==> flow/design.v <==
`timescale 1ns/10ps
module IOTDF( clk, rst, in_en, iot_in, fn_sel, busy, valid, iot_out);
input          clk;
input          rst;
input          in_en;
input  [7:0]   iot_in;
input  [2:0]   fn_sel;
output         busy;
output         valid;
output [127:0] iot_out;
localparam ENCRYPT = 1, DECRYPT = 2, CRC_GEN = 3, TOP2MAX = 4, LAST2MIN = 5;
localparam FUNC_LEFT_1 = 0, FUNC_LEFT_2 = 1, FUNC_RIGHT_1 = 2, FUNC_RIGHT_2 = 3, FUNC_KEEP = 4;
reg [3:0]cnt_read_r, cnt_read_w;  
reg [2:0]cnt_round_r, cnt_round_w;  
reg [1:0]start_output_flag_r, start_output_flag_w;  
reg [2:0] fn_sel_r;
wire [2:0]fn_sel_w = fn_sel;
reg [127:0]iot_in_r, iot_in_w;
reg valid_r;
reg [127:0]iot_out1_r, iot_out1_w;
reg [127:0]iot_out2_r, iot_out2_w;
wire [63:0]IP_out;
wire [31:0]IP_out_L, IP_out_R;
wire [63:0]FP_in, FP_out;
wire [31:0]XOR_out, XOR_in1, XOR_in2;
reg [31:0]MUX_out1_63_32, MUX_out1_31_0;
wire [63:0]MUX_out1_127_64;
wire [55:0]MUX_sub_key_gen_in;
reg [2:0]sub_key_gen_func;
wire [55:0]PC1_out;
wire [47:0]KEY;
wire [55:0]KEY_before_PC2_w, KEY_before_PC2_r;  
wire [2:0]CRC_remainder;
reg [10:0]crc_dividend_in;
reg [127:0]crc_iot_out1_w;
reg Is_in_biggerthan_out1_r, Is_in_biggerthan_out1_w;  
reg Is_in_biggerthan_out2_r, Is_in_biggerthan_out2_w;  
wire Is_in_biggerthan_out1_8b, Is_in_biggerthan_out2_8b;  
wire Is_in_equal_out1_8b, Is_in_equal_out2_8b;  
reg [7:0]cmp_in_in, cmp_in_out1, cmp_in_out2;  
assign busy = 0;
assign valid = valid_r; 
assign iot_out = ((fn_sel_r==TOP2MAX || fn_sel_r==LAST2MIN) && cnt_read_r==1)? iot_out1_r:iot_out2_r;  
always@(*)begin
	cnt_read_w = (in_en)?cnt_read_r + 1'b1:cnt_read_r;
end
always@(posedge clk or posedge rst)begin
	if(rst) cnt_read_r <= 0;
	else cnt_read_r <= cnt_read_w;
end
always@(*)begin
	cnt_round_w = (cnt_read_r==15)? cnt_round_r + 1'b1:cnt_round_r;
end
always@(posedge clk or posedge rst)begin
	if(rst) cnt_round_r <= 0;
	else cnt_round_r <= cnt_round_w;
end
always@(*)begin
	if(start_output_flag_r==0 && cnt_read_r==15)start_output_flag_w = 1;
	else if(start_output_flag_r==1 && cnt_read_r==15)start_output_flag_w = 2;
	else start_output_flag_w = start_output_flag_r;
end
always@(posedge clk or posedge rst)begin
	if(rst) start_output_flag_r <= 0;
	else start_output_flag_r <= start_output_flag_w;
end
always@(posedge clk)begin  
	if(rst)begin end
	else fn_sel_r <= fn_sel_w;
end
always@(posedge clk or posedge rst)begin
	if(rst) valid_r <= 1'b0;
	else if((fn_sel_r==TOP2MAX || fn_sel_r==LAST2MIN))begin
		valid_r <= ((cnt_read_r==0 || cnt_read_r==1) && cnt_round_r==0 && start_output_flag_r == 2);
	end
	else begin
		valid_r <= (cnt_read_r==0 && start_output_flag_r == 2);
	end 
end
always@(posedge clk)begin
	if(rst)begin end
	else iot_in_r <= iot_in_w;
end
always@(*)begin
	iot_out1_w = iot_out1_r;
	if(fn_sel_r==ENCRYPT || fn_sel_r==DECRYPT)begin
		iot_out1_w[63:0] = {MUX_out1_63_32, MUX_out1_31_0};
		iot_out1_w[119:64] = KEY_before_PC2_w;
	end
	else if(fn_sel_r==CRC_GEN)begin
		if(cnt_read_r==0)iot_out1_w = iot_in_r;
		else iot_out1_w = crc_iot_out1_w;
	end
	else begin  
		if(cnt_round_r==1 && cnt_read_r==0)begin  
			iot_out1_w = iot_in_r; 
		end
		else if(cnt_read_r==0)begin  
			if((fn_sel_r==TOP2MAX  &&   Is_in_biggerthan_out1_w &&  Is_in_biggerthan_out2_w)||
			   (fn_sel_r==LAST2MIN && (!Is_in_biggerthan_out1_w)&&(!Is_in_biggerthan_out2_w))) iot_out1_w = iot_in_r;
		end
	end
end
always@(posedge clk)begin
	if(rst)begin end
	else iot_out1_r <= iot_out1_w;
end
always@(*)begin
	iot_out2_w = iot_out2_r;
	if(fn_sel_r==ENCRYPT || fn_sel_r==DECRYPT)begin
		if(cnt_read_r==0)iot_out2_w[63:0] = FP_out;  
		if(cnt_read_r==1)iot_out2_w[127:64] = iot_in_r[127:64];  
	end
	else if(fn_sel_r==CRC_GEN)begin
		if(cnt_read_r==0)iot_out2_w = CRC_remainder; 
	end
	else begin  
		if(cnt_round_r==1 && cnt_read_r==0)begin  
			iot_out2_w = (fn_sel_r==TOP2MAX)? 0:{128{1'b1}};  
		end
		else if(cnt_read_r==0)begin  
			if(fn_sel_r==TOP2MAX && Is_in_biggerthan_out2_w)begin
				if(Is_in_biggerthan_out1_w) iot_out2_w = iot_out1_r;
				else iot_out2_w = iot_in_r;
			end
			if(fn_sel_r==LAST2MIN && !Is_in_biggerthan_out2_w)begin
				if(!Is_in_biggerthan_out1_w) iot_out2_w = iot_out1_r;
				else iot_out2_w = iot_in_r;
			end
		end
	end
end
always@(posedge clk)begin
	if(rst)begin end
	else iot_out2_r <= iot_out2_w;
end
assign IP_out = {iot_in_r[ 6],iot_in_r[14],iot_in_r[22],iot_in_r[30]
			    ,iot_in_r[38],iot_in_r[46],iot_in_r[54],iot_in_r[62]
			    ,iot_in_r[ 4],iot_in_r[12],iot_in_r[20],iot_in_r[28]
			    ,iot_in_r[36],iot_in_r[44],iot_in_r[52],iot_in_r[60]
			    ,iot_in_r[ 2],iot_in_r[10],iot_in_r[18],iot_in_r[26]
			    ,iot_in_r[34],iot_in_r[42],iot_in_r[50],iot_in_r[58]
			    ,iot_in_r[ 0],iot_in_r[ 8],iot_in_r[16],iot_in_r[24]
			    ,iot_in_r[32],iot_in_r[40],iot_in_r[48],iot_in_r[56]
			    ,iot_in_r[ 7],iot_in_r[15],iot_in_r[23],iot_in_r[31]
			    ,iot_in_r[39],iot_in_r[47],iot_in_r[55],iot_in_r[63]
			    ,iot_in_r[ 5],iot_in_r[13],iot_in_r[21],iot_in_r[29]
			    ,iot_in_r[37],iot_in_r[45],iot_in_r[53],iot_in_r[61]
			    ,iot_in_r[ 3],iot_in_r[11],iot_in_r[19],iot_in_r[27]
			    ,iot_in_r[35],iot_in_r[43],iot_in_r[51],iot_in_r[59]
			    ,iot_in_r[ 1],iot_in_r[ 9],iot_in_r[17],iot_in_r[25]
			    ,iot_in_r[33],iot_in_r[41],iot_in_r[49],iot_in_r[57]};
assign 	{IP_out_L, IP_out_R} = IP_out;
assign FP_in = {XOR_out, iot_out1_r[31:0]};
assign FP_out = {FP_in[24],FP_in[56],FP_in[16],FP_in[48]
			    ,FP_in[ 8],FP_in[40],FP_in[ 0],FP_in[32]
			    ,FP_in[25],FP_in[57],FP_in[17],FP_in[49]
			    ,FP_in[ 9],FP_in[41],FP_in[ 1],FP_in[33]
			    ,FP_in[26],FP_in[58],FP_in[18],FP_in[50]
			    ,FP_in[10],FP_in[42],FP_in[ 2],FP_in[34]
			    ,FP_in[27],FP_in[59],FP_in[19],FP_in[51]
			    ,FP_in[11],FP_in[43],FP_in[ 3],FP_in[35]
			    ,FP_in[28],FP_in[60],FP_in[20],FP_in[52]
			    ,FP_in[12],FP_in[44],FP_in[ 4],FP_in[36]
			    ,FP_in[29],FP_in[61],FP_in[21],FP_in[53]
			    ,FP_in[13],FP_in[45],FP_in[ 5],FP_in[37]
			    ,FP_in[30],FP_in[62],FP_in[22],FP_in[54]
			    ,FP_in[14],FP_in[46],FP_in[ 6],FP_in[38]
			    ,FP_in[31],FP_in[63],FP_in[23],FP_in[55]
			    ,FP_in[15],FP_in[47],FP_in[ 7],FP_in[39]};
assign PC1_out = {iot_in_r[ 71],iot_in_r[ 79],iot_in_r[ 87],iot_in_r[95]
				 ,iot_in_r[103],iot_in_r[111],iot_in_r[119],iot_in_r[127]
				 ,iot_in_r[ 70],iot_in_r[ 78],iot_in_r[ 86],iot_in_r[94]
				 ,iot_in_r[102],iot_in_r[110],iot_in_r[118],iot_in_r[126]
				 ,iot_in_r[ 69],iot_in_r[ 77],iot_in_r[ 85],iot_in_r[93]
				 ,iot_in_r[101],iot_in_r[109],iot_in_r[117],iot_in_r[125]
				 ,iot_in_r[ 68],iot_in_r[ 76],iot_in_r[ 84],iot_in_r[92]
				 ,iot_in_r[ 65],iot_in_r[ 73],iot_in_r[ 81],iot_in_r[89]
				 ,iot_in_r[ 97],iot_in_r[105],iot_in_r[113],iot_in_r[121]
				 ,iot_in_r[ 66],iot_in_r[ 74],iot_in_r[ 82],iot_in_r[90]
				 ,iot_in_r[ 98],iot_in_r[106],iot_in_r[114],iot_in_r[122]
				 ,iot_in_r[ 67],iot_in_r[ 75],iot_in_r[ 83],iot_in_r[91]
				 ,iot_in_r[ 99],iot_in_r[107],iot_in_r[115],iot_in_r[123]
				 ,iot_in_r[100],iot_in_r[108],iot_in_r[116],iot_in_r[124]};
assign KEY_before_PC2_r = iot_out1_r[119:64];
assign KEY = {KEY_before_PC2_r[42],KEY_before_PC2_r[39],KEY_before_PC2_r[45],KEY_before_PC2_r[32]			     
			 ,KEY_before_PC2_r[55],KEY_before_PC2_r[51],KEY_before_PC2_r[53],KEY_before_PC2_r[28]			     
			 ,KEY_before_PC2_r[41],KEY_before_PC2_r[50],KEY_before_PC2_r[35],KEY_before_PC2_r[46]			     
			 ,KEY_before_PC2_r[33],KEY_before_PC2_r[37],KEY_before_PC2_r[44],KEY_before_PC2_r[52]			     
			 ,KEY_before_PC2_r[30],KEY_before_PC2_r[48],KEY_before_PC2_r[40],KEY_before_PC2_r[49]			     
			 ,KEY_before_PC2_r[29],KEY_before_PC2_r[36],KEY_before_PC2_r[43],KEY_before_PC2_r[54]			     
			 ,KEY_before_PC2_r[15],KEY_before_PC2_r[ 4],KEY_before_PC2_r[25],KEY_before_PC2_r[19]			     
			 ,KEY_before_PC2_r[ 9],KEY_before_PC2_r[ 1],KEY_before_PC2_r[26],KEY_before_PC2_r[16]			     
			 ,KEY_before_PC2_r[ 5],KEY_before_PC2_r[11],KEY_before_PC2_r[23],KEY_before_PC2_r[ 8]			     
			 ,KEY_before_PC2_r[12],KEY_before_PC2_r[ 7],KEY_before_PC2_r[17],KEY_before_PC2_r[ 0]			     
			 ,KEY_before_PC2_r[22],KEY_before_PC2_r[ 3],KEY_before_PC2_r[10],KEY_before_PC2_r[14]			
			 ,KEY_before_PC2_r[ 6],KEY_before_PC2_r[20],KEY_before_PC2_r[27],KEY_before_PC2_r[24]};
always@(*)begin
	if(fn_sel_r==1)begin  
		if(cnt_read_r==0||cnt_read_r==1||cnt_read_r==8||cnt_read_r==15) sub_key_gen_func = FUNC_LEFT_1;  
		else sub_key_gen_func = FUNC_LEFT_2;  
	end
	else begin  
		if(cnt_read_r==0||cnt_read_r==1||cnt_read_r==8||cnt_read_r==15) sub_key_gen_func = (cnt_read_r==0)? FUNC_KEEP:FUNC_RIGHT_1;  
		else sub_key_gen_func = FUNC_RIGHT_2;  
	end
end
Sub_Key Sub_Key_u(
	.sub_key_in(MUX_sub_key_gen_in),
	.func_in(sub_key_gen_func),
	.sub_key_out(KEY_before_PC2_w));	
F_Function F_Function_u(
.key_in(KEY),
.R_in(iot_out1_r[31:0]),
.F_out(XOR_in2));
assign XOR_in1 = iot_out1_r[63:32];
assign XOR_out = XOR_in1 ^ XOR_in2;
assign MUX_sub_key_gen_in = (cnt_read_r==0)? PC1_out:KEY_before_PC2_r;
always@(*)begin
	if(cnt_read_r==0)MUX_out1_63_32 = IP_out_L;
	else MUX_out1_63_32 = iot_out1_r[31:0];
end
always@(*)begin
	if(cnt_read_r==0)MUX_out1_31_0 = IP_out_R;
	else MUX_out1_31_0 = XOR_out;
end
CRC_Gen CRC_Gen_u(
.crc_dividend_in(crc_dividend_in),  
.crc_remainder_out(CRC_remainder));
always@(*)begin
	Is_in_biggerthan_out1_w = (Is_in_equal_out1_8b)? Is_in_biggerthan_out1_r:Is_in_biggerthan_out1_8b;
	Is_in_biggerthan_out2_w = (Is_in_equal_out2_8b)? Is_in_biggerthan_out2_r:Is_in_biggerthan_out2_8b;
end
always@(posedge clk)begin
	if(rst)begin end
	else begin
		Is_in_biggerthan_out1_r <= Is_in_biggerthan_out1_w;
		Is_in_biggerthan_out2_r <= Is_in_biggerthan_out2_w;
	end
end
always@(*)begin
	iot_in_w = iot_in_r;
	crc_iot_out1_w = iot_out1_r;
	case(cnt_read_r)
	1:begin
		cmp_in_in   =   iot_in_r[7:0];
		cmp_in_out1 = iot_out1_r[7:0];
		cmp_in_out2 = iot_out2_r[7:0];
		iot_in_w[15:8] = iot_in;
		crc_dividend_in = iot_out1_r[127:117];
		crc_iot_out1_w[119:117] = CRC_remainder;
	end
	2:begin
		cmp_in_in   =   iot_in_r[15:8];
		cmp_in_out1 = iot_out1_r[15:8];
		cmp_in_out2 = iot_out2_r[15:8];
		iot_in_w[23:16] = iot_in;
		crc_dividend_in = iot_out1_r[119:109];
		crc_iot_out1_w[111:109] = CRC_remainder;
	end
	3:begin
		cmp_in_in   =   iot_in_r[23:16];
		cmp_in_out1 = iot_out1_r[23:16];
		cmp_in_out2 = iot_out2_r[23:16];
		iot_in_w[31:24] = iot_in;
		crc_dividend_in = iot_out1_r[111:101];
		crc_iot_out1_w[103:101] = CRC_remainder;
	end
	4:begin
		cmp_in_in   =   iot_in_r[31:24];
		cmp_in_out1 = iot_out1_r[31:24];
		cmp_in_out2 = iot_out2_r[31:24];
		iot_in_w[39:32] = iot_in;
		crc_dividend_in = iot_out1_r[103:93];
		crc_iot_out1_w[95:93] = CRC_remainder;
	end
	5:begin
		cmp_in_in   =   iot_in_r[39:32];
		cmp_in_out1 = iot_out1_r[39:32];
		cmp_in_out2 = iot_out2_r[39:32];
		iot_in_w[47:40] = iot_in;
		crc_dividend_in = iot_out1_r[95:85];
		crc_iot_out1_w[87:85] = CRC_remainder;
	end
	6:begin
		cmp_in_in   =   iot_in_r[47:40];
		cmp_in_out1 = iot_out1_r[47:40];
		cmp_in_out2 = iot_out2_r[47:40];
		iot_in_w[55:48] = iot_in;
		crc_dividend_in = iot_out1_r[87:77];
		crc_iot_out1_w[79:77] = CRC_remainder;
	end
	7:begin
		cmp_in_in   =   iot_in_r[55:48];
		cmp_in_out1 = iot_out1_r[55:48];
		cmp_in_out2 = iot_out2_r[55:48];
		iot_in_w[63:56] = iot_in;
		crc_dividend_in = iot_out1_r[79:69];
		crc_iot_out1_w[71:69] = CRC_remainder;
	end
	8:begin
		cmp_in_in   =   iot_in_r[63:56];
		cmp_in_out1 = iot_out1_r[63:56];
		cmp_in_out2 = iot_out2_r[63:56];
		iot_in_w[71:64] = iot_in;
		crc_dividend_in = iot_out1_r[71:61];
		crc_iot_out1_w[63:61] = CRC_remainder;
	end
	9:begin
		cmp_in_in   =   iot_in_r[71:64];
		cmp_in_out1 = iot_out1_r[71:64];
		cmp_in_out2 = iot_out2_r[71:64];
		iot_in_w[79:72] = iot_in;
		crc_dividend_in = iot_out1_r[63:53];
		crc_iot_out1_w[55:53] = CRC_remainder;
	end
	10:begin
		cmp_in_in   =   iot_in_r[79:72];
		cmp_in_out1 = iot_out1_r[79:72];
		cmp_in_out2 = iot_out2_r[79:72];
		iot_in_w[87:80] = iot_in;
		crc_dividend_in = iot_out1_r[55:45];
		crc_iot_out1_w[47:45] = CRC_remainder;
	end
	11:begin
		cmp_in_in   =   iot_in_r[87:80];
		cmp_in_out1 = iot_out1_r[87:80];
		cmp_in_out2 = iot_out2_r[87:80];
		iot_in_w[95:88] = iot_in;
		crc_dividend_in = iot_out1_r[47:37];
		crc_iot_out1_w[39:37] = CRC_remainder;
	end
	12:begin
		cmp_in_in   =   iot_in_r[95:88];
		cmp_in_out1 = iot_out1_r[95:88];
		cmp_in_out2 = iot_out2_r[95:88];
		iot_in_w[103:96] = iot_in;
		crc_dividend_in = iot_out1_r[39:29];
		crc_iot_out1_w[31:29] = CRC_remainder;
	end
	13:begin
		cmp_in_in   =   iot_in_r[103:96];
		cmp_in_out1 = iot_out1_r[103:96];
		cmp_in_out2 = iot_out2_r[103:96];
		iot_in_w[111:104] = iot_in;
		crc_dividend_in = iot_out1_r[31:21];
		crc_iot_out1_w[23:21] = CRC_remainder;
	end
	14:begin
		cmp_in_in   =   iot_in_r[111:104];
		cmp_in_out1 = iot_out1_r[111:104];
		cmp_in_out2 = iot_out2_r[111:104];
		iot_in_w[119:112] = iot_in;
		crc_dividend_in = iot_out1_r[23:13];
		crc_iot_out1_w[15:13] = CRC_remainder;
	end
	15:begin
		cmp_in_in   =   iot_in_r[119:112];
		cmp_in_out1 = iot_out1_r[119:112];
		cmp_in_out2 = iot_out2_r[119:112];
		iot_in_w[127:120] = iot_in;
		crc_dividend_in = iot_out1_r[15:5];
		crc_iot_out1_w[7:5] = CRC_remainder;
	end
	0:begin
		cmp_in_in   =   iot_in_r[127:120];
		cmp_in_out1 = iot_out1_r[127:120];
		cmp_in_out2 = iot_out2_r[127:120];
		iot_in_w[7:0] = iot_in;
		crc_dividend_in = {iot_out1_r[7:0], 3'b0};
	end
	endcase
end
assign Is_in_biggerthan_out1_8b = (cmp_in_in > cmp_in_out1);
assign Is_in_biggerthan_out2_8b = (cmp_in_in > cmp_in_out2);
assign Is_in_equal_out1_8b = (cmp_in_in == cmp_in_out1);
assign Is_in_equal_out2_8b = (cmp_in_in == cmp_in_out2);
endmodule
module F_Function(
input   [47:0] key_in,
input   [31:0] R_in,
output  [31:0] F_out);
wire [47:0]expansion_out = {R_in[ 0],R_in[31],R_in[30],R_in[29]
						   ,R_in[28],R_in[27],R_in[28],R_in[27]
						   ,R_in[26],R_in[25],R_in[24],R_in[23]
						   ,R_in[24],R_in[23],R_in[22],R_in[21]
						   ,R_in[20],R_in[19],R_in[20],R_in[19]
						   ,R_in[18],R_in[17],R_in[16],R_in[15]
						   ,R_in[16],R_in[15],R_in[14],R_in[13]
						   ,R_in[12],R_in[11],R_in[12],R_in[11]
						   ,R_in[10],R_in[ 9],R_in[ 8],R_in[ 7]
						   ,R_in[ 8],R_in[ 7],R_in[ 6],R_in[ 5]
						   ,R_in[ 4],R_in[ 3],R_in[ 4],R_in[ 3]
						   ,R_in[ 2],R_in[ 1],R_in[ 0],R_in[31]};
wire [47:0]xor_out = key_in ^ expansion_out;
wire [5:0]S1_in = xor_out[47:42];
wire [5:0]S2_in = xor_out[41:36];
wire [5:0]S3_in = xor_out[35:30];
wire [5:0]S4_in = xor_out[29:24];
wire [5:0]S5_in = xor_out[23:18];
wire [5:0]S6_in = xor_out[17:12];
wire [5:0]S7_in = xor_out[11: 6];
wire [5:0]S8_in = xor_out[ 5: 0];
reg [3:0]S1_out;
reg [3:0]S2_out;
reg [3:0]S3_out;
reg [3:0]S4_out;
reg [3:0]S5_out;
reg [3:0]S6_out;
reg [3:0]S7_out;
reg [3:0]S8_out;
always@(*)begin
	case({S1_in[5], S1_in[0]})
		2'b00:begin
			case(S1_in[4:1])
				4'b0000: S1_out = 14;
				4'b0001: S1_out = 4;
				4'b0010: S1_out = 13;
				4'b0011: S1_out = 1;
				4'b0100: S1_out = 2;
				4'b0101: S1_out = 15;
				4'b0110: S1_out = 11;
				4'b0111: S1_out = 8;
				4'b1000: S1_out = 3;
				4'b1001: S1_out = 10;
				4'b1010: S1_out = 6;
				4'b1011: S1_out = 12;
				4'b1100: S1_out = 5;
				4'b1101: S1_out = 9;
				4'b1110: S1_out = 0;
				4'b1111: S1_out = 7;
			endcase
		end
		2'b01:begin
			case(S1_in[4:1])
				4'b0000: S1_out = 0;
				4'b0001: S1_out = 15;
				4'b0010: S1_out = 7;
				4'b0011: S1_out = 4;
				4'b0100: S1_out = 14;
				4'b0101: S1_out = 2;
				4'b0110: S1_out = 13;
				4'b0111: S1_out = 1;
				4'b1000: S1_out = 10;
				4'b1001: S1_out = 6;
				4'b1010: S1_out = 12;
				4'b1011: S1_out = 11;
				4'b1100: S1_out = 9;
				4'b1101: S1_out = 5;
				4'b1110: S1_out = 3;
				4'b1111: S1_out = 8;
			endcase
		end
		2'b10:begin
			case(S1_in[4:1])
				4'b0000: S1_out = 4;
				4'b0001: S1_out = 1;
				4'b0010: S1_out = 14;
				4'b0011: S1_out = 8;
				4'b0100: S1_out = 13;
				4'b0101: S1_out = 6;
				4'b0110: S1_out = 2;
				4'b0111: S1_out = 11;
				4'b1000: S1_out = 15;
				4'b1001: S1_out = 12;
				4'b1010: S1_out = 9;
				4'b1011: S1_out = 7;
				4'b1100: S1_out = 3;
				4'b1101: S1_out = 10;
				4'b1110: S1_out = 5;
				4'b1111: S1_out = 0;
			endcase
		end
		2'b11:begin
			case(S1_in[4:1])
				4'b0000: S1_out = 15;
				4'b0001: S1_out = 12;
				4'b0010: S1_out = 8;
				4'b0011: S1_out = 2;
				4'b0100: S1_out = 4;
				4'b0101: S1_out = 9;
				4'b0110: S1_out = 1;
				4'b0111: S1_out = 7;
				4'b1000: S1_out = 5;
				4'b1001: S1_out = 11;
				4'b1010: S1_out = 3;
				4'b1011: S1_out = 14;
				4'b1100: S1_out = 10;
				4'b1101: S1_out = 0;
				4'b1110: S1_out = 6;
				4'b1111: S1_out = 13;
			endcase
		end
	endcase
end
always@(*)begin
	case({S2_in[5], S2_in[0]})
		2'b00:begin
			case(S2_in[4:1])
				4'b0000: S2_out = 15;
				4'b0001: S2_out = 1;
				4'b0010: S2_out = 8;
				4'b0011: S2_out = 14;
				4'b0100: S2_out = 6;
				4'b0101: S2_out = 11;
				4'b0110: S2_out = 3;
				4'b0111: S2_out = 4;
				4'b1000: S2_out = 9;
				4'b1001: S2_out = 7;
				4'b1010: S2_out = 2;
				4'b1011: S2_out = 13;
				4'b1100: S2_out = 12;
				4'b1101: S2_out = 0;
				4'b1110: S2_out = 5;
				4'b1111: S2_out = 10;
			endcase
		end
		2'b01:begin
			case(S2_in[4:1])
				4'b0000: S2_out = 3;
				4'b0001: S2_out = 13;
				4'b0010: S2_out = 4;
				4'b0011: S2_out = 7;
				4'b0100: S2_out = 15;
				4'b0101: S2_out = 2;
				4'b0110: S2_out = 8;
				4'b0111: S2_out = 14;
				4'b1000: S2_out = 12;
				4'b1001: S2_out = 0;
				4'b1010: S2_out = 1;
				4'b1011: S2_out = 10;
				4'b1100: S2_out = 6;
				4'b1101: S2_out = 9;
				4'b1110: S2_out = 11;
				4'b1111: S2_out = 5;
			endcase
		end
		2'b10:begin
			case(S2_in[4:1])
				4'b0000: S2_out = 0;
				4'b0001: S2_out = 14;
				4'b0010: S2_out = 7;
				4'b0011: S2_out = 11;
				4'b0100: S2_out = 10;
				4'b0101: S2_out = 4;
				4'b0110: S2_out = 13;
				4'b0111: S2_out = 1;
				4'b1000: S2_out = 5;
				4'b1001: S2_out = 8;
				4'b1010: S2_out = 12;
				4'b1011: S2_out = 6;
				4'b1100: S2_out = 9;
				4'b1101: S2_out = 3;
				4'b1110: S2_out = 2;
				4'b1111: S2_out = 15;
			endcase
		end
		2'b11:begin
			case(S2_in[4:1])
				4'b0000: S2_out = 13;
				4'b0001: S2_out = 8;
				4'b0010: S2_out = 10;
				4'b0011: S2_out = 1;
				4'b0100: S2_out = 3;
				4'b0101: S2_out = 15;
				4'b0110: S2_out = 4;
				4'b0111: S2_out = 2;
				4'b1000: S2_out = 11;
				4'b1001: S2_out = 6;
				4'b1010: S2_out = 7;
				4'b1011: S2_out = 12;
				4'b1100: S2_out = 0;
				4'b1101: S2_out = 5;
				4'b1110: S2_out = 14;
				4'b1111: S2_out = 9;
			endcase
		end
	endcase
end
always@(*)begin
	case({S3_in[5], S3_in[0]})
		2'b00:begin
			case(S3_in[4:1])
				4'b0000: S3_out = 10;
				4'b0001: S3_out = 0;
				4'b0010: S3_out = 9;
				4'b0011: S3_out = 14;
				4'b0100: S3_out = 6;
				4'b0101: S3_out = 3;
				4'b0110: S3_out = 15;
				4'b0111: S3_out = 5;
				4'b1000: S3_out = 1;
				4'b1001: S3_out = 13;
				4'b1010: S3_out = 12;
				4'b1011: S3_out = 7;
				4'b1100: S3_out = 11;
				4'b1101: S3_out = 4;
				4'b1110: S3_out = 2;
				4'b1111: S3_out = 8;
			endcase
		end
		2'b01:begin
			case(S3_in[4:1])
				4'b0000: S3_out = 13;
				4'b0001: S3_out = 7;
				4'b0010: S3_out = 0;
				4'b0011: S3_out = 9;
				4'b0100: S3_out = 3;
				4'b0101: S3_out = 4;
				4'b0110: S3_out = 6;
				4'b0111: S3_out = 10;
				4'b1000: S3_out = 2;
				4'b1001: S3_out = 8;
				4'b1010: S3_out = 5;
				4'b1011: S3_out = 14;
				4'b1100: S3_out = 12;
				4'b1101: S3_out = 11;
				4'b1110: S3_out = 15;
				4'b1111: S3_out = 1;
			endcase
		end
		2'b10:begin
			case(S3_in[4:1])
				4'b0000: S3_out = 13;
				4'b0001: S3_out = 6;
				4'b0010: S3_out = 4;
				4'b0011: S3_out = 9;
				4'b0100: S3_out = 8;
				4'b0101: S3_out = 15;
				4'b0110: S3_out = 3;
				4'b0111: S3_out = 0;
				4'b1000: S3_out = 11;
				4'b1001: S3_out = 1;
				4'b1010: S3_out = 2;
				4'b1011: S3_out = 12;
				4'b1100: S3_out = 5;
				4'b1101: S3_out = 10;
				4'b1110: S3_out = 14;
				4'b1111: S3_out = 7;
			endcase
		end
		2'b11:begin
			case(S3_in[4:1])
				4'b0000: S3_out = 1;
				4'b0001: S3_out = 10;
				4'b0010: S3_out = 13;
				4'b0011: S3_out = 0;
				4'b0100: S3_out = 6;
				4'b0101: S3_out = 9;
				4'b0110: S3_out = 8;
				4'b0111: S3_out = 7;
				4'b1000: S3_out = 4;
				4'b1001: S3_out = 15;
				4'b1010: S3_out = 14;
				4'b1011: S3_out = 3;
				4'b1100: S3_out = 11;
				4'b1101: S3_out = 5;
				4'b1110: S3_out = 2;
				4'b1111: S3_out = 12;
			endcase
		end
	endcase
end
always@(*)begin
	case({S4_in[5], S4_in[0]})
		2'b00:begin
			case(S4_in[4:1])
				4'b0000: S4_out = 7;
				4'b0001: S4_out = 13;
				4'b0010: S4_out = 14;
				4'b0011: S4_out = 3;
				4'b0100: S4_out = 0;
				4'b0101: S4_out = 6;
				4'b0110: S4_out = 9;
				4'b0111: S4_out = 10;
				4'b1000: S4_out = 1;
				4'b1001: S4_out = 2;
				4'b1010: S4_out = 8;
				4'b1011: S4_out = 5;
				4'b1100: S4_out = 11;
				4'b1101: S4_out = 12;
				4'b1110: S4_out = 4;
				4'b1111: S4_out = 15;
			endcase
		end
		2'b01:begin
			case(S4_in[4:1])
				4'b0000: S4_out = 13;
				4'b0001: S4_out = 8;
				4'b0010: S4_out = 11;
				4'b0011: S4_out = 5;
				4'b0100: S4_out = 6;
				4'b0101: S4_out = 15;
				4'b0110: S4_out = 0;
				4'b0111: S4_out = 3;
				4'b1000: S4_out = 4;
				4'b1001: S4_out = 7;
				4'b1010: S4_out = 2;
				4'b1011: S4_out = 12;
				4'b1100: S4_out = 1;
				4'b1101: S4_out = 10;
				4'b1110: S4_out = 14;
				4'b1111: S4_out = 9;
			endcase
		end
		2'b10:begin
			case(S4_in[4:1])
				4'b0000: S4_out = 10;
				4'b0001: S4_out = 6;
				4'b0010: S4_out = 9;
				4'b0011: S4_out = 0;
				4'b0100: S4_out = 12;
				4'b0101: S4_out = 11;
				4'b0110: S4_out = 7;
				4'b0111: S4_out = 13;
				4'b1000: S4_out = 15;
				4'b1001: S4_out = 1;
				4'b1010: S4_out = 3;
				4'b1011: S4_out = 14;
				4'b1100: S4_out = 5;
				4'b1101: S4_out = 2;
				4'b1110: S4_out = 8;
				4'b1111: S4_out = 4;
			endcase
		end
		2'b11:begin
			case(S4_in[4:1])
				4'b0000: S4_out = 3;
				4'b0001: S4_out = 15;
				4'b0010: S4_out = 0;
				4'b0011: S4_out = 6;
				4'b0100: S4_out = 10;
				4'b0101: S4_out = 1;
				4'b0110: S4_out = 13;
				4'b0111: S4_out = 8;
				4'b1000: S4_out = 9;
				4'b1001: S4_out = 4;
				4'b1010: S4_out = 5;
				4'b1011: S4_out = 11;
				4'b1100: S4_out = 12;
				4'b1101: S4_out = 7;
				4'b1110: S4_out = 2;
				4'b1111: S4_out = 14;
			endcase
		end
	endcase
end
always@(*)begin
	case({S5_in[5], S5_in[0]})
		2'b00:begin
			case(S5_in[4:1])
				4'b0000: S5_out = 2;
				4'b0001: S5_out = 12;
				4'b0010: S5_out = 4;
				4'b0011: S5_out = 1;
				4'b0100: S5_out = 7;
				4'b0101: S5_out = 10;
				4'b0110: S5_out = 11;
				4'b0111: S5_out = 6;
				4'b1000: S5_out = 8;
				4'b1001: S5_out = 5;
				4'b1010: S5_out = 3;
				4'b1011: S5_out = 15;
				4'b1100: S5_out = 13;
				4'b1101: S5_out = 0;
				4'b1110: S5_out = 14;
				4'b1111: S5_out = 9;
			endcase
		end
		2'b01:begin
			case(S5_in[4:1])
				4'b0000: S5_out = 14;
				4'b0001: S5_out = 11;
				4'b0010: S5_out = 2;
				4'b0011: S5_out = 12;
				4'b0100: S5_out = 4;
				4'b0101: S5_out = 7;
				4'b0110: S5_out = 13;
				4'b0111: S5_out = 1;
				4'b1000: S5_out = 5;
				4'b1001: S5_out = 0;
				4'b1010: S5_out = 15;
				4'b1011: S5_out = 10;
				4'b1100: S5_out = 3;
				4'b1101: S5_out = 9;
				4'b1110: S5_out = 8;
				4'b1111: S5_out = 6;
			endcase
		end
		2'b10:begin
			case(S5_in[4:1])
				4'b0000: S5_out = 4;
				4'b0001: S5_out = 2;
				4'b0010: S5_out = 1;
				4'b0011: S5_out = 11;
				4'b0100: S5_out = 10;
				4'b0101: S5_out = 13;
				4'b0110: S5_out = 7;
				4'b0111: S5_out = 8;
				4'b1000: S5_out = 15;
				4'b1001: S5_out = 9;
				4'b1010: S5_out = 12;
				4'b1011: S5_out = 5;
				4'b1100: S5_out = 6;
				4'b1101: S5_out = 3;
				4'b1110: S5_out = 0;
				4'b1111: S5_out = 14;
			endcase
		end
		2'b11:begin
			case(S5_in[4:1])
				4'b0000: S5_out = 11;
				4'b0001: S5_out = 8;
				4'b0010: S5_out = 12;
				4'b0011: S5_out = 7;
				4'b0100: S5_out = 1;
				4'b0101: S5_out = 14;
				4'b0110: S5_out = 2;
				4'b0111: S5_out = 13;
				4'b1000: S5_out = 6;
				4'b1001: S5_out = 15;
				4'b1010: S5_out = 0;
				4'b1011: S5_out = 9;
				4'b1100: S5_out = 10;
				4'b1101: S5_out = 4;
				4'b1110: S5_out = 5;
				4'b1111: S5_out = 3;
			endcase
		end
	endcase
end
always@(*)begin
	case({S6_in[5], S6_in[0]})
		2'b00:begin
			case(S6_in[4:1])
				4'b0000: S6_out = 12;
				4'b0001: S6_out = 1;
				4'b0010: S6_out = 10;
				4'b0011: S6_out = 15;
				4'b0100: S6_out = 9;
				4'b0101: S6_out = 2;
				4'b0110: S6_out = 6;
				4'b0111: S6_out = 8;
				4'b1000: S6_out = 0;
				4'b1001: S6_out = 13;
				4'b1010: S6_out = 3;
				4'b1011: S6_out = 4;
				4'b1100: S6_out = 14;
				4'b1101: S6_out = 7;
				4'b1110: S6_out = 5;
				4'b1111: S6_out = 11;
			endcase
		end
		2'b01:begin
			case(S6_in[4:1])
				4'b0000: S6_out = 10;
				4'b0001: S6_out = 15;
				4'b0010: S6_out = 4;
				4'b0011: S6_out = 2;
				4'b0100: S6_out = 7;
				4'b0101: S6_out = 12;
				4'b0110: S6_out = 9;
				4'b0111: S6_out = 5;
				4'b1000: S6_out = 6;
				4'b1001: S6_out = 1;
				4'b1010: S6_out = 13;
				4'b1011: S6_out = 14;
				4'b1100: S6_out = 0;
				4'b1101: S6_out = 11;
				4'b1110: S6_out = 3;
				4'b1111: S6_out = 8;
			endcase
		end
		2'b10:begin
			case(S6_in[4:1])
				4'b0000: S6_out = 9;
				4'b0001: S6_out = 14;
				4'b0010: S6_out = 15;
				4'b0011: S6_out = 5;
				4'b0100: S6_out = 2;
				4'b0101: S6_out = 8;
				4'b0110: S6_out = 12;
				4'b0111: S6_out = 3;
				4'b1000: S6_out = 7;
				4'b1001: S6_out = 0;
				4'b1010: S6_out = 4;
				4'b1011: S6_out = 10;
				4'b1100: S6_out = 1;
				4'b1101: S6_out = 13;
				4'b1110: S6_out = 11;
				4'b1111: S6_out = 6;
			endcase
		end
		2'b11:begin
			case(S6_in[4:1])
				4'b0000: S6_out = 4;
				4'b0001: S6_out = 3;
				4'b0010: S6_out = 2;
				4'b0011: S6_out = 12;
				4'b0100: S6_out = 9;
				4'b0101: S6_out = 5;
				4'b0110: S6_out = 15;
				4'b0111: S6_out = 10;
				4'b1000: S6_out = 11;
				4'b1001: S6_out = 14;
				4'b1010: S6_out = 1;
				4'b1011: S6_out = 7;
				4'b1100: S6_out = 6;
				4'b1101: S6_out = 0;
				4'b1110: S6_out = 8;
				4'b1111: S6_out = 13;
			endcase
		end
	endcase
end
always@(*)begin
	case({S7_in[5], S7_in[0]})
		2'b00:begin
			case(S7_in[4:1])
				4'b0000: S7_out = 4;
				4'b0001: S7_out = 11;
				4'b0010: S7_out = 2;
				4'b0011: S7_out = 14;
				4'b0100: S7_out = 15;
				4'b0101: S7_out = 0;
				4'b0110: S7_out = 8;
				4'b0111: S7_out = 13;
				4'b1000: S7_out = 3;
				4'b1001: S7_out = 12;
				4'b1010: S7_out = 9;
				4'b1011: S7_out = 7;
				4'b1100: S7_out = 5;
				4'b1101: S7_out = 10;
				4'b1110: S7_out = 6;
				4'b1111: S7_out = 1;
			endcase
		end
		2'b01:begin
			case(S7_in[4:1])
				4'b0000: S7_out = 13;
				4'b0001: S7_out = 0;
				4'b0010: S7_out = 11;
				4'b0011: S7_out = 7;
				4'b0100: S7_out = 4;
				4'b0101: S7_out = 9;
				4'b0110: S7_out = 1;
				4'b0111: S7_out = 10;
				4'b1000: S7_out = 14;
				4'b1001: S7_out = 3;
				4'b1010: S7_out = 5;
				4'b1011: S7_out = 12;
				4'b1100: S7_out = 2;
				4'b1101: S7_out = 15;
				4'b1110: S7_out = 8;
				4'b1111: S7_out = 6;
			endcase
		end
		2'b10:begin
			case(S7_in[4:1])
				4'b0000: S7_out = 1;
				4'b0001: S7_out = 4;
				4'b0010: S7_out = 11;
				4'b0011: S7_out = 13;
				4'b0100: S7_out = 12;
				4'b0101: S7_out = 3;
				4'b0110: S7_out = 7;
				4'b0111: S7_out = 14;
				4'b1000: S7_out = 10;
				4'b1001: S7_out = 15;
				4'b1010: S7_out = 6;
				4'b1011: S7_out = 8;
				4'b1100: S7_out = 0;
				4'b1101: S7_out = 5;
				4'b1110: S7_out = 9;
				4'b1111: S7_out = 2;
			endcase
		end
		2'b11:begin
			case(S7_in[4:1])
				4'b0000: S7_out = 6;
				4'b0001: S7_out = 11;
				4'b0010: S7_out = 13;
				4'b0011: S7_out = 8;
				4'b0100: S7_out = 1;
				4'b0101: S7_out = 4;
				4'b0110: S7_out = 10;
				4'b0111: S7_out = 7;
				4'b1000: S7_out = 9;
				4'b1001: S7_out = 5;
				4'b1010: S7_out = 0;
				4'b1011: S7_out = 15;
				4'b1100: S7_out = 14;
				4'b1101: S7_out = 2;
				4'b1110: S7_out = 3;
				4'b1111: S7_out = 12;
			endcase
		end
	endcase
end
always@(*)begin
	case({S8_in[5], S8_in[0]})
		2'b00:begin
			case(S8_in[4:1])
				4'b0000: S8_out = 13;
				4'b0001: S8_out = 2;
				4'b0010: S8_out = 8;
				4'b0011: S8_out = 4;
				4'b0100: S8_out = 6;
				4'b0101: S8_out = 15;
				4'b0110: S8_out = 11;
				4'b0111: S8_out = 1;
				4'b1000: S8_out = 10;
				4'b1001: S8_out = 9;
				4'b1010: S8_out = 3;
				4'b1011: S8_out = 14;
				4'b1100: S8_out = 5;
				4'b1101: S8_out = 0;
				4'b1110: S8_out = 12;
				4'b1111: S8_out = 7;
			endcase
		end
		2'b01:begin
			case(S8_in[4:1])
				4'b0000: S8_out = 1;
				4'b0001: S8_out = 15;
				4'b0010: S8_out = 13;
				4'b0011: S8_out = 8;
				4'b0100: S8_out = 10;
				4'b0101: S8_out = 3;
				4'b0110: S8_out = 7;
				4'b0111: S8_out = 4;
				4'b1000: S8_out = 12;
				4'b1001: S8_out = 5;
				4'b1010: S8_out = 6;
				4'b1011: S8_out = 11;
				4'b1100: S8_out = 0;
				4'b1101: S8_out = 14;
				4'b1110: S8_out = 9;
				4'b1111: S8_out = 2;
			endcase
		end
		2'b10:begin
			case(S8_in[4:1])
				4'b0000: S8_out = 7;
				4'b0001: S8_out = 11;
				4'b0010: S8_out = 4;
				4'b0011: S8_out = 1;
				4'b0100: S8_out = 9;
				4'b0101: S8_out = 12;
				4'b0110: S8_out = 14;
				4'b0111: S8_out = 2;
				4'b1000: S8_out = 0;
				4'b1001: S8_out = 6;
				4'b1010: S8_out = 10;
				4'b1011: S8_out = 13;
				4'b1100: S8_out = 15;
				4'b1101: S8_out = 3;
				4'b1110: S8_out = 5;
				4'b1111: S8_out = 8;
			endcase
		end
		2'b11:begin
			case(S8_in[4:1])
				4'b0000: S8_out = 2;
				4'b0001: S8_out = 1;
				4'b0010: S8_out = 14;
				4'b0011: S8_out = 7;
				4'b0100: S8_out = 4;
				4'b0101: S8_out = 10;
				4'b0110: S8_out = 8;
				4'b0111: S8_out = 13;
				4'b1000: S8_out = 15;
				4'b1001: S8_out = 12;
				4'b1010: S8_out = 9;
				4'b1011: S8_out = 0;
				4'b1100: S8_out = 3;
				4'b1101: S8_out = 5;
				4'b1110: S8_out = 6;
				4'b1111: S8_out = 11;
			endcase
		end
	endcase
end
wire [31:0]P_in = {S1_out,S2_out,S3_out,S4_out,S5_out,S6_out,S7_out,S8_out};
assign F_out = {P_in[16],P_in[25],P_in[12],P_in[11]
			   ,P_in[ 3],P_in[20],P_in[ 4],P_in[15]
			   ,P_in[31],P_in[17],P_in[ 9],P_in[ 6]
			   ,P_in[27],P_in[14],P_in[ 1],P_in[22]
			   ,P_in[30],P_in[24],P_in[ 8],P_in[18]
			   ,P_in[ 0],P_in[ 5],P_in[29],P_in[23]
			   ,P_in[13],P_in[19],P_in[ 2],P_in[26]
			   ,P_in[10],P_in[21],P_in[28],P_in[ 7]};
endmodule
module Sub_Key(
input   [55:0] sub_key_in,
input   [2:0] func_in,
output  reg[55:0] sub_key_out);
localparam FUNC_LEFT_1 = 0, FUNC_LEFT_2 = 1, FUNC_RIGHT_1 = 2, FUNC_RIGHT_2 = 3, FUNC_KEEP = 4;
wire [27:0]sub_key_in_msb = sub_key_in[55:28];
wire [27:0]sub_key_in_lsb = sub_key_in[27:0];
wire [27:0]sub_key_in_msb_left_1 = {sub_key_in_msb[26:0], sub_key_in_msb[27]};
wire [27:0]sub_key_in_lsb_left_1 = {sub_key_in_lsb[26:0], sub_key_in_lsb[27]};
wire [27:0]sub_key_in_msb_left_2 = {sub_key_in_msb[25:0], sub_key_in_msb[27:26]};
wire [27:0]sub_key_in_lsb_left_2 = {sub_key_in_lsb[25:0], sub_key_in_lsb[27:26]};
wire [27:0]sub_key_in_msb_right_1 = {sub_key_in_msb[0], sub_key_in_msb[27:1]};
wire [27:0]sub_key_in_lsb_right_1 = {sub_key_in_lsb[0], sub_key_in_lsb[27:1]};
wire [27:0]sub_key_in_msb_right_2 = {sub_key_in_msb[1:0], sub_key_in_msb[27:2]};
wire [27:0]sub_key_in_lsb_right_2 = {sub_key_in_lsb[1:0], sub_key_in_lsb[27:2]};
always@(*)begin
	case(func_in)
		FUNC_LEFT_1: sub_key_out = {sub_key_in_msb_left_1, sub_key_in_lsb_left_1};
		FUNC_LEFT_2: sub_key_out = {sub_key_in_msb_left_2, sub_key_in_lsb_left_2};
		FUNC_RIGHT_1: sub_key_out = {sub_key_in_msb_right_1, sub_key_in_lsb_right_1};
		FUNC_RIGHT_2: sub_key_out = {sub_key_in_msb_right_2, sub_key_in_lsb_right_2};
		FUNC_KEEP: sub_key_out = sub_key_in;
		default: sub_key_out = sub_key_in;
	endcase
end
endmodule
module CRC_Gen(
input   [10:0] crc_dividend_in,
output   [2:0] crc_remainder_out);
assign crc_remainder_out[2] =  crc_dividend_in[9] ^ crc_dividend_in[8] ^ crc_dividend_in[6] ^ crc_dividend_in[5] ^ crc_dividend_in[3] ^ crc_dividend_in[2];
assign crc_remainder_out[1] =  crc_dividend_in[10] ^ crc_dividend_in[9] ^ crc_dividend_in[7] ^ crc_dividend_in[6] ^ crc_dividend_in[4] ^ crc_dividend_in[3] ^ crc_dividend_in[1];
assign crc_remainder_out[0] =  crc_dividend_in[0];
endmodule
Appendix: tool output

-- From RTL to reports: IOTDF
Module IOTDF before and after one edit of its RTL, step after step.
"before" refers to lines of the RTL above, "after" to lines of the edited file.
"change": "after" minus "before" as printed here. "rel. change": 100 x difference / "before".
Library cell names are shortened.
The mark n/a stands for no value.
- top: IOTDF
- clock input: clk
- standard-cell library: sky130hd
- timing corner: tt_025C_1v80

-- Diff
Unified diff, file above to edited file.
The edited RTL no longer does the same as the RTL above: the edit was made by script, with no optimisation intended.
begin of diff
@@ -225,7 +225,5 @@
 	else MUX_out1_31_0 = XOR_out;
 end
-CRC_Gen CRC_Gen_u(
-.crc_dividend_in(crc_dividend_in),  
-.crc_remainder_out(CRC_remainder));
+assign CRC_remainder = 0;
 always@(*)begin
 	Is_in_biggerthan_out1_w = (Is_in_equal_out1_8b)? Is_in_biggerthan_out1_r:Is_in_biggerthan_out1_8b;
end of diff

-- After elaboration
Yosys after proc, flatten, opt, wreduce and memory -nomap, before mapping. Memory bits, and registers merged into a memory's read port (data or address), are not among the register bits. Print and check cells are not counted.
Memory sizes are those after Yosys's memory passes, which may raise the word count (mostly to a power of two), join words into wider ones and drop unused or constant bits.
- cells by class (element ; before ; after ; change ; rel. change (%)):
    add/subtract/negate cells ; 2 ; 2 ; 0 ; 0.00
    $lt $le $gt $ge ; 2 ; 2 ; 0 ; 0.00
    eq/ne operators ; 71 ; 71 ; 0 ; 0.00
    mux-type cells ; 77 ; 76 ; -1 ; -1.30
    bitwise logic cells ; 31 ; 20 ; -11 ; -35.48
    reduce/logical cells ; 106 ; 106 ; 0 ; 0.00
- operators by type and width (kind ; before ; after ; change ; rel. change (%)):
    XOR 1 bit ; 11 ; 0 ; -11 ; -100.00
    parallel mux 11 bit (select 16 bit) ; 1 ; 0 ; -1 ; -100.00
Operator kinds equal on both sides are left out: 46.
- word-level totals (element ; before ; after ; change ; rel. change (%)):
    register bits after elaboration ; 399 ; 399 ; 0 ; 0.00
    memory bits (read-only) ; 2048 ; 2048 ; 0 ; 0.00
    memory cells ; 32 ; 32 ; 0 ; 0.00
    output and inout bits ; 130 ; 130 ; 0 ; 0.00
- memories (element ; before ; after):
    words x width with read and write ports ; 16 x 4 bit 1R0W; 16 x 4 bit 1R0W; 16 x 4 bit 1R0W; 16 x 4 bit 1R0W; 16 x 4 bit 1R0W; 16 x 4 bit 1R0W; (+26) ; 16 x 4 bit 1R0W; 16 x 4 bit 1R0W; 16 x 4 bit 1R0W; 16 x 4 bit 1R0W; 16 x 4 bit 1R0W; 16 x 4 bit 1R0W; (+26)
The mark (+n) counts cells that are not listed.

-- Longest topological paths
Depth = most cells in a row (Yosys ltp): at word level without a register or memory, in the mapped netlist without a sequential cell, where the memories' decode and read muxes count.
- logic depth (element ; before ; after ; change ; rel. change (%)):
    depth after elaboration ; 13 ; 13 ; 0 ; 0.00
    ABC_AREA ; 0 ; 0 ; n/a ; n/a
    mapped depth ; 24 ; 22 ; -2 ; -8.33
    depth with buffers taken out ; 19 ; 17 ; -2 ; -10.53

-- Mapped cells and area
Source: synth_stat.txt of the flow (Yosys; design flattened, memories mapped). It holds for the ABC_AREA given above (unset counts as 0); a run with the other value may have another netlist.
- synthesis totals (element ; before ; after ; change ; rel. change (%)):
    cell count ; 3366 ; 3174 ; -192 ; -5.70
    synthesis area (µm²) ; 31208.7 ; 30062.6 ; -1146.1 ; -3.67
    area of sequential cells (µm²) ; 11957.7 ; 11957.7 ; 0.0 ; 0.00
    flip-flops ; 400 ; 400 ; 0 ; 0.00
- cell types (type ; before ; after ; change ; rel. change (%)):
    a21oi_1 ; 234 ; 363 ; +129 ; +55.13
    clkbuf_1 ; 301 ; 208 ; -93 ; -30.90
    o21ai_0 ; 249 ; 161 ; -88 ; -35.34
    a22oi_1 ; 130 ; 66 ; -64 ; -49.23
    and3_1 ; 77 ; 13 ; -64 ; -83.12
    nand2_1 ; 329 ; 271 ; -58 ; -17.63
    nor3_1 ; 46 ; 103 ; +57 ; +123.91
    o21ai_1 ; 2 ; 59 ; +57 ; +2850.00
    mux2i_1 ; 44 ; 86 ; +42 ; +95.45
    nand3_1 ; 94 ; 54 ; -40 ; -42.55
    a211oi_1 ; 106 ; 70 ; -36 ; -33.96
    buf_2 ; 59 ; 87 ; +28 ; +47.46
    o32ai_1 ; 6 ; 28 ; +22 ; +366.67
    a221oi_1 ; 44 ; 24 ; -20 ; -45.45
    nor3b_1 ; 21 ; 1 ; -20 ; -95.24
    a311oi_1 ; 38 ; 19 ; -19 ; -50.00
    or3_1 ; 8 ; 27 ; +19 ; +237.50
    a31oi_1 ; 49 ; 31 ; -18 ; -36.73
Cell types equal on both sides are left out: 8.
The list need not be complete.
By module: a second synthesis without flattening, with its own total; a netlist apart from the flattened one above.
- second synthesis, totals (element ; before ; after ; change ; rel. change (%)):
    cells (unflattened synthesis) ; 3453 ; 3182 ; -271 ; -7.85
    area (unflattened synthesis) (µm²) ; 32429.9 ; 30441.7 ; -1988.2 ; -6.13
Rows give one instance, submodules left out.
- modules, before (module ; instances ; cells ; area (µm²) ; sequential area (µm²)):
    IOTDF ; 1 ; 2451 ; 25039.0 ; 11957.7
    F_Function ; 1 ; 702 ; 5141.2 ; 0.0
    Sub_Key ; 1 ; 293 ; 2148.3 ; 0.0
    CRC_Gen ; 1 ; 7 ; 101.3 ; 0.0
- modules, after (module ; instances ; cells ; area (µm²) ; sequential area (µm²)):
    IOTDF ; 1 ; 2206 ; 23277.3 ; 11957.7
    F_Function ; 1 ; 683 ; 5016.1 ; 0.0
    Sub_Key ; 1 ; 293 ; 2148.3 ; 0.0

-- Path before layout
Source: OpenSTA report_checks on the synthesized netlist (no wires, ideal clock, input and output delay 20% of the period each), path of least setup slack; recovery checks are left aside. Register names are those of the netlist, which keeps one name where synthesis merged equal registers.
- path post-synthesis (element ; before ; after ; change ; rel. change (%)):
    path type ; register to register ; register to register ; n/a ; n/a
    start ; register cnt_read_r[0] ; register cnt_read_r[0] ; n/a ; n/a
    end ; register iot_out2_r[100] ; register iot_out1_r[0] ; n/a ; n/a
    clock period (ps) ; 6000 ; 6000 ; 0 ; 0.00
    library setup time (ps) ; 565 ; 600 ; +35 ; n/a
    launch time at the first pin (ps) ; 0 ; 0 ; 0 ; n/a
    arrival (ps) ; 8159 ; 9006 ; +847 ; +10.38
    data required time (ps) ; 5435 ; 5400 ; -35 ; -0.64
    setup slack (ps) ; -2724 ; -3606 ; -882 ; n/a
    path delay (ps) ; 8724 ; 9606 ; +882 ; +10.11
    stages on the path ; 21 ; 20 ; -1 ; -4.76
    synthesis period reached (ps) ; 8724 ; 9606 ; +882 ; +10.11
"path delay" = arrival - input delay + setup time.
"stages on the path": output pins that drive a net of the path, with the launching flip-flop's if there is one; two outputs of one cell count as two.
"synthesis period reached" = period - worst setup slack (recovery checks aside). The figure is calculated, with input and output delays left at 20% of the set period.
Between the ends stands the longest chain of elaborated cells between them, by number of cells; it is not shown to be the way that was timed. Of several equally long chains one is given.
A line is the first line of the expression or statement that the cell stems from. Yosys adds cells for indexed reads and writes and turns some case tables into memories.
before: Only ways into the end's enable, where the timed path ends, are counted here.
On the way, post-synthesis, before:
- cell sequence: dfrtp_1 inv_1 ha_1 buf_2 buf_2 nor3b_1 clkbuf_1 buf_1 a222oi_1 and3_1 a41oi_1 ha_1 a21o_1 a21o_1 a21oi_1 a21o_1 inv_1 a21o_1 a21oi_1 nor2_1 nor3_1
- cells in the longest elaborated chain: 8
- noted elaborated cells between the ends (all ways): 30
- classes of those cells: compare (1); eq/ne (18); mux (3); reduce/logical (8)
- RTL lines, path post-synthesis, before (element ; RTL line ; RTL):
    start: declaration ; 13 ; reg [3:0]cnt_read_r, cnt_read_w;
    start: assignment ; 48 ; if(rst) cnt_read_r <= 0;
    start: assignment ; 49 ; else cnt_read_r <= cnt_read_w;
    zero test 4 bit ; 244 ; case(cnt_read_r)
    parallel mux 8 bit (select 16 bit) ; 244 ;
    > comparator 8 bit ; 375 ; assign Is_in_biggerthan_out2_8b = (cmp_in_in > cmp_in_out2);
    two-way mux 1 bit ; 232 ; Is_in_biggerthan_out2_w = (Is_in_equal_out2_8b)? Is_in_biggerthan_out2_r:Is_in_biggerthan_out2_8b;
    zero test 1 bit ; 126 ; if(fn_sel_r==LAST2MIN && !Is_in_biggerthan_out2_w)begin
    logical AND 1 bit ; 126 ;
    nonzero test 5 bit ; n/a ;
    AND reduction 5 bit ; n/a ;
    end: assignment ; 135 ; else iot_out2_r <= iot_out2_w;
    end: declaration ; 21 ; reg [127:0]iot_out2_r, iot_out2_w;
Some nets on the timed path still bear RTL names; the line given drives or declares the net.
- nets with RTL names, path post-synthesis, before (signal ; RTL line):
    Is_in_biggerthan_out2_w ; 232
after: Only ways into the end's enable, where the timed path ends, are counted here.
On the way, post-synthesis, after:
- cell sequence: dfrtp_1 inv_1 ha_1 clkbuf_1 nand2_1 a21oi_1 nor2_1 nand2_1 clkbuf_1 buf_1 a41oi_1 ha_1 nand2b_1 a2111oi_0 o31a_1 o21ai_0 o22ai_1 a211oi_2 buf_2 nor3_1
- cells in the longest elaborated chain: 10
- noted elaborated cells between the ends (all ways): 37
- classes of those cells: compare (2); eq/ne (18); mux (5); reduce/logical (12)
- RTL lines, path post-synthesis, after (element ; RTL line ; RTL):
    start: declaration ; 13 ; reg [3:0]cnt_read_r, cnt_read_w;
    start: assignment ; 48 ; if(rst) cnt_read_r <= 0;
    start: assignment ; 49 ; else cnt_read_r <= cnt_read_w;
    zero test 4 bit ; 242 ; case(cnt_read_r)
    parallel mux 8 bit (select 16 bit) ; 242 ;
    > comparator 8 bit ; 372 ; assign Is_in_biggerthan_out1_8b = (cmp_in_in > cmp_in_out1);
    two-way mux 1 bit ; 229 ; Is_in_biggerthan_out1_w = (Is_in_equal_out1_8b)? Is_in_biggerthan_out1_r:Is_in_biggerthan_out1_8b;
    zero test 1 bit ; 100 ; (fn_sel_r==LAST2MIN && (!Is_in_biggerthan_out1_w)&&(!Is_in_biggerthan_out2_w))) iot_out1_w = iot_in_r;
    logical AND 1 bit (2 in a row) ; 100 ;
    logical OR 1 bit ; 99 ; if((fn_sel_r==TOP2MAX && Is_in_biggerthan_out1_w && Is_in_biggerthan_out2_w)||
    nonzero test 4 bit ; n/a ;
    AND reduction 4 bit ; n/a ;
    end: assignment ; 106 ; else iot_out1_r <= iot_out1_w;
    end: declaration ; 20 ; reg [127:0]iot_out1_r, iot_out1_w;

-- Path in the finished layout
From the final timing report of each run of pair 1: the path of least setup slack in the routed layout; clock arrival at registers is part of the times.
The path's times are printed in steps of 10 ps; the period is the one set.
- path post-layout (element ; before ; after ; change ; rel. change (%)):
    path type ; register to register ; register to register ; n/a ; n/a
    start ; register cnt_read_r[0] ; register cnt_read_r[0] ; n/a ; n/a
    end ; register iot_out2_r[112] ; register iot_out1_r[70] ; n/a ; n/a
    clock period (ps) ; 6000 ; 6000 ; 0 ; 0.00
    library setup time (ps) ; 200 ; 280 ; +80 ; n/a
    launch time at the first pin (ps) ; 590 ; 600 ; +10 ; +1.69
    arrival (ps) ; 6110 ; 6170 ; +60 ; +0.98
    data required time (ps) ; 6400 ; 6330 ; -70 ; -1.09
    setup slack (ps) ; 280 ; 160 ; -120 ; n/a
    stages on the path ; 21 ; 19 ; -2 ; -9.52
Between the ends stands the longest chain of elaborated cells between them, by number of cells; it is not shown to be the way that was timed. Of several equally long chains one is given.
before: Ways into the end's enable are left out, as the timed path ends at the data pin.
On the way, post-layout, before:
- cell sequence: dfrtp_1 inv_1 ha_1 and3_1 buf_4 a22oi_1 buf_4 nand3_1 nor2_1 a31oi_1 ha_1 o21ai_0 a31o_2 a21o_1 a311o_2 nand2_4 buf_12 buf_12 buf_12 a21oi_1 o2bb2ai_1
- cells in the longest elaborated chain: 11
- noted elaborated cells between the ends (all ways): 39
- classes of those cells: compare (2); eq/ne (17); mux (15); reduce/logical (5)
- RTL lines, path post-layout, before (element ; RTL line ; RTL):
    start: declaration ; 13 ; reg [3:0]cnt_read_r, cnt_read_w;
    start: assignment ; 48 ; if(rst) cnt_read_r <= 0;
    start: assignment ; 49 ; else cnt_read_r <= cnt_read_w;
    zero test 4 bit ; 244 ; case(cnt_read_r)
    parallel mux 8 bit (select 16 bit) ; 244 ;
    > comparator 8 bit ; 374 ; assign Is_in_biggerthan_out1_8b = (cmp_in_in > cmp_in_out1);
    two-way mux 1 bit ; 231 ; Is_in_biggerthan_out1_w = (Is_in_equal_out1_8b)? Is_in_biggerthan_out1_r:Is_in_biggerthan_out1_8b;
    two-way mux 128 bit ; 123 ; if(Is_in_biggerthan_out1_w) iot_out2_w = iot_out1_r;
    two-way mux 128 bit ; 122 ; if(fn_sel_r==TOP2MAX && Is_in_biggerthan_out2_w)begin
    two-way mux 128 bit ; 126 ; if(fn_sel_r==LAST2MIN && !Is_in_biggerthan_out2_w)begin
    two-way mux 128 bit ; 121 ; else if(cnt_read_r==0)begin
    two-way mux 128 bit ; 118 ; if(cnt_round_r==1 && cnt_read_r==0)begin
    two-way mux 128 bit ; 114 ; else if(fn_sel_r==CRC_GEN)begin
    two-way mux 64 bit ; 110 ; if(fn_sel_r==ENCRYPT || fn_sel_r==DECRYPT)begin
    end: assignment ; 135 ; else iot_out2_r <= iot_out2_w;
    end: declaration ; 21 ; reg [127:0]iot_out2_r, iot_out2_w;
after: Only ways into the end's enable, where the timed path ends, are counted here.
On the way, post-layout, after:
- cell sequence: dfrtp_1 ha_1 buf_12 and2_1 buf_4 buf_4 a222oi_1 nand3_1 a2111oi_1 a21oi_1 ha_1 nand2_1 or4_1 o211a_2 o22ai_1 a211oi_2 buf_12 nor3_1 buf_4
- cells in the longest elaborated chain: 10
- noted elaborated cells between the ends (all ways): 38
- classes of those cells: compare (2); eq/ne (18); mux (5); reduce/logical (13)
- RTL lines, path post-layout, after (element ; RTL line ; RTL):
    start: declaration ; 13 ; reg [3:0]cnt_read_r, cnt_read_w;
    start: assignment ; 48 ; if(rst) cnt_read_r <= 0;
    start: assignment ; 49 ; else cnt_read_r <= cnt_read_w;
    zero test 4 bit ; 242 ; case(cnt_read_r)
    parallel mux 8 bit (select 16 bit) ; 242 ;
    > comparator 8 bit ; 372 ; assign Is_in_biggerthan_out1_8b = (cmp_in_in > cmp_in_out1);
    two-way mux 1 bit ; 229 ; Is_in_biggerthan_out1_w = (Is_in_equal_out1_8b)? Is_in_biggerthan_out1_r:Is_in_biggerthan_out1_8b;
    zero test 1 bit ; 100 ; (fn_sel_r==LAST2MIN && (!Is_in_biggerthan_out1_w)&&(!Is_in_biggerthan_out2_w))) iot_out1_w = iot_in_r;
    logical AND 1 bit (2 in a row) ; 100 ;
    logical OR 1 bit ; 99 ; if((fn_sel_r==TOP2MAX && Is_in_biggerthan_out1_w && Is_in_biggerthan_out2_w)||
    nonzero test 4 bit ; n/a ;
    AND reduction 4 bit ; n/a ;
    end: assignment ; 106 ; else iot_out1_r <= iot_out1_w;
    end: declaration ; 20 ; reg [127:0]iot_out1_r, iot_out1_w;
Some nets on the timed path still bear RTL names; the line given drives or declares the net.
- nets with RTL names, path post-layout, after (signal ; RTL line):
    Is_in_biggerthan_out1_w ; 229

-- Layout results
Both versions went through the flow (Yosys, OpenROAD) with the same settings in each pair. Constraints: input delay and output delay 20% of the set period each, output load 0.01 pF.
Settings, pair 1:
- noted CORE_UTILIZATION: 30
- noted SETUP_SLACK_MARGIN: 0.1
- period_ns: 6.0
- noted CAP_MARGIN: 20
- noted CORE_MARGIN: 2
- noted SLEW_MARGIN: 20
- results, pair 1 (element ; before ; after ; change ; rel. change (%)):
    cell area after synthesis (µm²) ; 31208.7 ; 30062.6 ; -1146.1 ; -3.67
    total die area (µm²) ; 106625.0 ; 102756.0 ; -3869.0 ; -3.63
    standard-cell area after layout (µm²) ; 36722.7 ; 35544.1 ; -1178.6 ; -3.21
    post-route utilization (%) ; 35.5 ; 35.6 ; +0.1 ; n/a
    worst setup slack after layout (ps) ; 282 ; 158 ; -124 ; n/a
    sum of negative setup slack (ps) ; 0 ; 0 ; 0 ; n/a
    worst hold slack after layout (ps) ; 482 ; 492 ; +10 ; n/a
    achieved period (ps) ; 5718 ; 5842 ; +124 ; +2.17
Settings, pair 2:
- noted ABC_AREA: 0
- noted CAP_MARGIN: 0
- CELL_PAD_IN_SITES_DETAIL_PLACEMENT: 0
- noted CORE_ASPECT_RATIO: 1.92
- noted CORE_UTILIZATION: 22
- HOLD_SLACK_MARGIN at -0.06
- MAX_ROUTING_LAYER: met4
- PLACE_DENSITY_LB_ADDON: 0.19
- TNS_END_PERCENT: 75
- period_ns: 3.44
- noted CORE_MARGIN: 2
- noted SLEW_MARGIN: 20
- results, pair 2 (element ; before ; after ; change ; rel. change (%)):
    cell area after synthesis (µm²) ; 31208.7 ; 30062.6 ; -1146.1 ; -3.67
    total die area (µm²) ; 145047.0 ; 139781.0 ; -5266.0 ; -3.63
    standard-cell area after layout (µm²) ; 46977.6 ; 43177.7 ; -3799.9 ; -8.09
    post-route utilization (%) ; 33.3 ; 31.7 ; -1.6 ; n/a
    worst setup slack after layout (ps) ; -1979 ; -1752 ; +227 ; n/a
    sum of negative setup slack (ps) ; -842706 ; -707358 ; +135348 ; n/a
    worst hold slack after layout (ps) ; 487 ; 495 ; +8 ; n/a
    achieved period (ps) ; 5419 ; 5192 ; -227 ; -4.19
"achieved period": clock period set for the run, less the worst setup slack. It is reckoned from that one timing run; input and output delays stay at 20% of the period that was set.
